==> flow/design.v <==
`timescale 1ns / 1ps
module awstm(
        pps,
        tevt,
        evt,
        rst_n,
        clk
    );
    input pps;
    input [31:0] tevt;
    output [31:0] evt;
    input rst_n;
    input clk;
    reg r_pps, r_awspps;
    reg [26:0] r_tcyc;       
    reg [26:0] r_td;         
    reg [30:0] r_awstm;      
    reg [30:0] r_tmev_next;  
    reg [31:0] r_set_tmev;  
    reg [10:0] r_tcor;       
    reg [10:0] r_tcor_max;   
    reg r_pps_lock;          
    wire evt_pps;            
    parameter [26:0] p_cyc_per_sec  = 27'd9_999;   
    parameter [26:0] p_pps_to       = 27'd14_999;  
    parameter [30:0] p_awstm_max    = 31'd99_999;   
    assign evt = r_set_tmev;
    assign evt_pps = pps & ~r_pps;
    wire [26:0] td_abs;
    wire [25:0] tmp1_td_abs;
    wire [25:0] tmp2_td_abs;
    wire [10:0] tmp_tcor_max;
    assign td_abs = (r_td[26] ? (~r_td + 17'd1): r_td);
    genvar i;
    assign tmp1_td_abs[25] = td_abs[25];  
    generate 
        for(i = 24; i >= 0; i=i-1) begin :g_tmp1_td_abs
            assign tmp1_td_abs[i] = td_abs[i+1] | td_abs[i];  
        end 
    endgenerate
    assign tmp2_td_abs[25] = tmp1_td_abs[25];
    generate
        for(i = 24; i >= 0; i=i-1) begin: g_tmp2_td_abs
            assign tmp2_td_abs[i] = tmp1_td_abs[i+1] ^ tmp1_td_abs[i];
        end
    endgenerate
    assign tmp_tcor_max[2:0] = 3'b000;
    generate 
        for(i = 0; i < 7; i=i+1) begin: g_tmp_tcor_max
            assign tmp_tcor_max[i+3] = tmp2_td_abs[25-i]; 
        end
    endgenerate
    assign tmp_tcor_max[10] = (tmp1_td_abs[20] & !tmp2_td_abs[20] ? 1'b0 : 1'b1); 
    always @(posedge clk or negedge rst_n) begin
        if(rst_n == 1'b0) begin
            r_pps <= 1'b0;
            r_awspps <= 1'b0;
            r_pps_lock <= 1'b0;
            r_tcyc <= 27'd0;
            r_td <= 27'd0;
            r_tcor <= 11'd0;
            r_tcor_max <= 11'd1024;
            r_awstm <= 31'd0;
            r_tmev_next <= 31'd0;
            r_set_tmev <= 32'd0;
        end else begin
            r_pps <= pps;
            r_tcyc <= r_tcyc + 1;
            r_tcor_max <= tmp_tcor_max;
            if(r_tcor >= r_tcor_max) begin
                r_tcor <= 10'd0;
            end else begin
                r_tcor <= r_tcor + 1;
            end
            if(r_tcyc == p_cyc_per_sec) begin
                r_awspps <= 1'b1;
            end else begin
                r_awspps <= 1'b0;
            end
            if(evt_pps) begin
                r_pps_lock <= 1'b1;
                r_tcyc <= 27'd0;
                r_td <= r_td + p_cyc_per_sec + ~r_tcyc + 27'd1;
            end else begin
                if(r_tcyc == p_pps_to) begin  
                    r_pps_lock <= 1'b0;
                    r_tcyc <= (p_pps_to - p_cyc_per_sec);     
                end                
            end
            if(r_awstm >= p_awstm_max) begin
                r_awstm <= 31'd0;
            end else begin
                if(r_tcor == r_tcor_max) begin
                    if(r_td[26]) begin  
                        r_awstm <= r_awstm;
                        r_td <= r_td + 27'd1;
                    end else begin  
                        r_awstm <= r_awstm + 31'd2;
                        r_td <= r_td - 27'd1;
                    end
                end else begin
                    r_awstm <= r_awstm + 31'd1;
                end
            end
            if(r_tmev_next == r_awstm || (r_tmev_next + 31'd1) == r_awstm) begin
                r_set_tmev <= {r_pps_lock, r_awstm};
                r_tmev_next <= r_tmev_next + tevt;
            end
            if(r_tmev_next > p_awstm_max) begin
                r_tmev_next <= r_tmev_next + ~p_awstm_max + 31'd1;
            end             
        end
    end
endmodule
### Tool chain data of awstm

Tool output for the design above, in the order of the flow.
Lines are those of the file above, counted from 1.
Operators: Yosys type, input widths -> output width; for muxes data width and select width s.
Library cell names are shortened.
Not given: --

| inputs | value |
|---|---|
| design top | awstm |
| clock port | clk |
| standard-cell library | sky130hd |
| library corner | tt_025C_1v80 |

### Word-level counts

Source: Yosys, flattened and elaborated, memories not mapped. Widths are those after wreduce. Registers that Yosys merges into a memory's read port (data or address) are not register bits. Print and check cells do not count. Equal cells are merged and count once.

| bit counts | value |
|---|---|
| ROM bits | 0 |
| register bits | 169 |
| memories | 0 |
| latch bits | 0 |
| input port bits | 35 |
| bits in writable memories | 0 |
| clocked read ports x word width | 0 |
| output and inout port bits | 32 |
| cells after elaboration | 68 |

| operators by class | value |
|---|---|
| equality and inequality tests | 5 |
| order comparisons | 3 |
| add/sub/neg operators | 14 |
| $mul | 0 |
| multiplexer cells | 16 |
| bitwise logic cells | 17 |
| shift-type cells | 0 |
| div/mod/pow operators | 0 |
| reductions and logical operators | 4 |

Operator list:

| operator | number |
|---|---|
| $mux 27 | 6 |
| $mux 31 | 5 |
| $add 31x1->31 const B | 3 |
| $add 27x1->27 const B | 3 |
| $eq 31x31->1 | 2 |
| $ge 31x17->1 const B | 1 |
| $gt 31x17->1 const B | 1 |
| $add 31x2->31 const B | 1 |
| $add 31x31->31 | 1 |
| $add 31x31->31 const B | 1 |
| $sub 27x1->27 const B | 1 |
| $add 27x14->27 const B | 1 |
| $eq 27x14->1 const B | 1 |
| $add 27x27->27 | 1 |
| $not 27->27 | 1 |
| $add 26x1->26 const B | 1 |
| $not 26->26 | 1 |
| $mux 26 | 1 |
| $add 11x1->11 const B | 1 |
| $ge 11x11->1 | 1 |
| $eq 11x11->1 | 1 |
| $mux 11 | 1 |
| $or 1x1->1 | 6 |
| $xor 1x1->1 | 6 |
| $reduce_bool 2->1 | 2 |
| $ne 3x3->1 const B | 1 |
| $mux 1 | 3 |
| $and 1x1->1 | 2 |

Not listed: further kinds 3, cells in them 3.

### Longest topological paths

Yosys ltp: most cells in a row. Word level: on the elaborated netlist, between registers, memories and ports. Mapped: between sequential cells and ports; inverters and the memories' decode and read muxes count.

| logic depth | value |
|---|---|
| word-level depth | 8 |
| ABC_AREA | 0 |
| depth in mapped cells | 15 |
| depth with buffers taken out | 14 |

### After synthesis

Source: synth_stat.txt of the flow (Yosys; design flattened, memories mapped). It holds for the ABC_AREA given above (unset counts as 0); a run with the other value may have another netlist.

Cell types:

| type | number | total area (sq um) |
|---|---|---|
| dfrtp_1 | 168 | 4.2E+03 |
| ha_1 | 121 | 1.51E+03 |
| xnor2_1 | 103 | 902.115 |
| xor2_1 | 81 | 709.43 |
| a21oi_1 | 117 | 585.562 |
| nor2_1 | 142 | 533.011 |
| nand2_1 | 120 | 450.432 |
| mux2_4 | 25 | 375.36 |
| o21ai_0 | 69 | 345.331 |
| nand3_1 | 62 | 310.298 |
| inv_1 | 78 | 292.781 |
| a21o_1 | 34 | 255.245 |
| nand4_1 | 40 | 250.24 |
| a211oi_1 | 29 | 217.709 |
| nor3_1 | 39 | 195.187 |
| clkbuf_1 | 46 | 172.666 |
| nor4_1 | 24 | 150.144 |
| and3_1 | 20 | 125.12 |

Not listed: further types 62, cells in them 269.

| synthesis totals | value |
|---|---|
| mapped cells | 1587 |
| sequential area | 4230.3 sq um |
| chip area (Yosys) | 13724.4 sq um |
| mapped flip-flops | 169 |
| buffer cells | 72 |

### Path before layout

Path of least setup slack by OpenSTA after synthesis, without wires, with an ideal clock, recovery checks aside; 20% of the period is set as input and as output delay. Where synthesis merged equal registers, the netlist keeps one of their names.

| timing after synthesis | value |
|---|---|
| kind | reg-to-reg |
| start | register r_td[26] |
| end | register r_td[25] |
| clock period | 6.0 ns |
| delay of the path | 3.612 ns |
| arrival | 3.471 ns |
| driving pins on the path | 13 |
| required time | 5.859 ns |
| buffers on the path | 1 |
| setup time | 0.141 ns |
| time at the first pin | 0.000 ns |
| setup slack | 2.388 ns |
| period reached after synthesis | 3.612 ns |

"delay of the path" is the arrival time less input delay plus setup time.
"driving pins on the path": output pins that drive a net of the path, with the launching flip-flop's if there is one; two outputs of one cell count as two.
"period reached after synthesis" = period - worst setup slack (recovery checks aside). The figure is calculated, with input and output delays left at 20% of the set period.
The rows between start and end are the longest chain of elaborated cells between them; the timing report does not say that the signal goes this way. Where chains are equally long, one stands for them.
Each line given opens the expression or statement behind the cell; cells for indexed reads and writes are added by Yosys, which also makes memories of some case tables.
A register here has more assigning lines than the two given.

| on the way, after synthesis | value |
|---|---|
| cells stage by stage | dfrtp_1 -> clkbuf_1 -> inv_1 -> ha_1 -> a2111oi_0 -> o21a_1 -> o311ai_1 -> a211oi_1 -> o21ai_1 -> a21o_1 -> a2111oi_0 -> a41o_1 -> a221oi_1 |
| length of the longest elaborated chain | 3 |
| elaborated cells between the ends (all ways) | 3 |
| source lines of those cells | 3 |
| classes of those cells | mux: 3 |

RTL lines, path after synthesis:

| element | RTL line | RTL |
|---|---|---|
| start: declaration | 16 | `reg [26:0] r_td;` |
| start: assignment | 83 | `r_td <= r_td + p_cyc_per_sec + ~r_tcyc + 27'd1;` |
| start: assignment | 96 | `r_td <= r_td + 27'd1;` |
| $mux 27 | 94 | `if(r_td[26]) begin` |
| $mux 27 | 93 | `if(r_tcor == r_tcor_max) begin` |
| $mux 27 | 90 | `if(r_awstm >= p_awstm_max) begin` |
| end: assignment | 83 |  |
| end: assignment | 96 |  |
| end: declaration | 16 |  |

### Timing after layout

From the final timing report of run B: the path of least setup slack in the routed layout; clock arrival at registers is part of the times.

| timing post-layout | value |
|---|---|
| kind | input-to-reg |
| start | input tevt[0] |
| end | register r_tmev_next[30] |
| required time | 4.59 ns |
| clock period | 4.27 ns |
| input delay | 0.85 ns |
| time at the first pin | 0.85 ns |
| setup slack | 0.43 ns |
| buffers on the path | 1 |
| setup time | 0.11 ns |
| driving pins on the path | 13 |
| arrival | 4.15 ns |

The rows between start and end are the longest chain of elaborated cells between them; the timing report does not say that the signal goes this way. Where chains are equally long, one stands for them.
A register here has more assigning lines than the two given.

| on the way, post-layout | value |
|---|---|
| cells stage by stage | clkdlybuf4s50_1 -> ha_1 -> inv_1 -> fa_1 -> nand2b_1 -> a21o_1 -> a211oi_1 -> nor3_1 -> o31a_1 -> o211ai_1 -> nor2_1 -> a311oi_1 -> o21ai_1 |
| length of the longest elaborated chain | 3 |
| elaborated cells between the ends (all ways) | 3 |
| source lines of those cells | 3 |
| classes of those cells | add/sub: 1; mux: 2 |

RTL lines, path post-layout:

| element | RTL line | RTL |
|---|---|---|
| start: declaration | 10 | `input [31:0] tevt;` |
| $add 31x31->31 | 107 | `r_tmev_next <= r_tmev_next + tevt;` |
| $mux 31 | 105 | `if(r_tmev_next == r_awstm \|\| (r_tmev_next + 31'd1) == r_awstm) begin` |
| $mux 31 | 109 | `if(r_tmev_next > p_awstm_max) begin` |
| end: assignment | 107 |  |
| end: assignment | 110 | `r_tmev_next <= r_tmev_next + ~p_awstm_max + 31'd1;` |
| end: declaration | 18 | `reg [30:0] r_tmev_next;` |

==> runs of awstm <==
awstm through Yosys and OpenROAD on sky130hd: 5 stored runs, unordered, with their settings and measured results. The constraints put input and output delay at 20% of the set period each and load the outputs with 0.01 pF.
"period achieved" = clock period - worst setup slack. The figure is calculated, with input and output delays left at 20% of the set period.
Settings: . = not set for that run.
A result given as . is not shown for that run.

| name | run A | run B | run C | run D | run E |
|---|---|---|---|---|---|
| ABC_AREA | 0 | . | 0 | 1 | 0 |
| CELL_PAD_IN_SITES_DETAIL_PLACEMENT | 2 | . | 2 | 2 | 2 |
| CELL_PAD_IN_SITES_GLOBAL_PLACEMENT | 2 | . | 0 | 1 | 0 |
| CORE_ASPECT_RATIO | 1.42 | . | 1.5 | . | 1.5 |
| CORE_MARGIN | 7 | 2 | 2 | 6 | 9 |
| CORE_UTILIZATION | 42 | 40 | 21 | 63 | 21 |
| CTS_CLUSTER_SIZE | 11 | . | 52 | . | 11 |
| GPL_ROUTABILITY_DRIVEN | 0 | . | . | . | . |
| GPL_TIMING_DRIVEN | 0 | . | 1 | 0 | 1 |
| HOLD_SLACK_MARGIN | 0.19 | . | . | . | . |
| MAX_ROUTING_LAYER | met4 | . | . | met5 | . |
| MIN_ROUTING_LAYER | met1 | . | met1 | . | met1 |
| PLACE_DENSITY_LB_ADDON | 0.06 | . | 0.03 | 0.28 | 0.03 |
| SETUP_SLACK_MARGIN | 0.23 | -0.24 | 0.22 | 0.57 | 0.22 |
| SLEW_MARGIN | 10 | 20 | 10 | 20 | 10 |
| TNS_END_PERCENT | 85 | . | . | . | 85 |
| period_ns | 2.52 | 4.27 | 2.52 | 2.69 | 2.52 |
| CAP_MARGIN | 20 | 20 | 20 | 10 | 20 |
| PLACE_DENSITY | . | 0.6 | . | . | . |
| area of the synthesized netlist (sq um) | . | 13724.4 | 13724.4 | . | 13724.4 |
| full die area (sq um) | . | 35808.0 | 67458.3 | . | 75072.0 |
| standard-cell area of the final layout (sq um) | . | 15511.1 | 23279.8 | . | 22919.5 |
| final design utilization (%) | . | 46.0 | 36.0 | . | 35.5 |
| worst setup slack after layout (ns) | . | 0.434 | -0.749 | . | -0.622 |
| post-route setup TNS (ns) | . | 0.000 | -46.560 | . | -43.595 |
| period achieved (ns) | . | 3.836 | 3.269 | . | 3.142 |

Run A: not finished: clock tree synthesis ended with error DPL-0033
Run D: not finished: placement ended with error FLW-0024
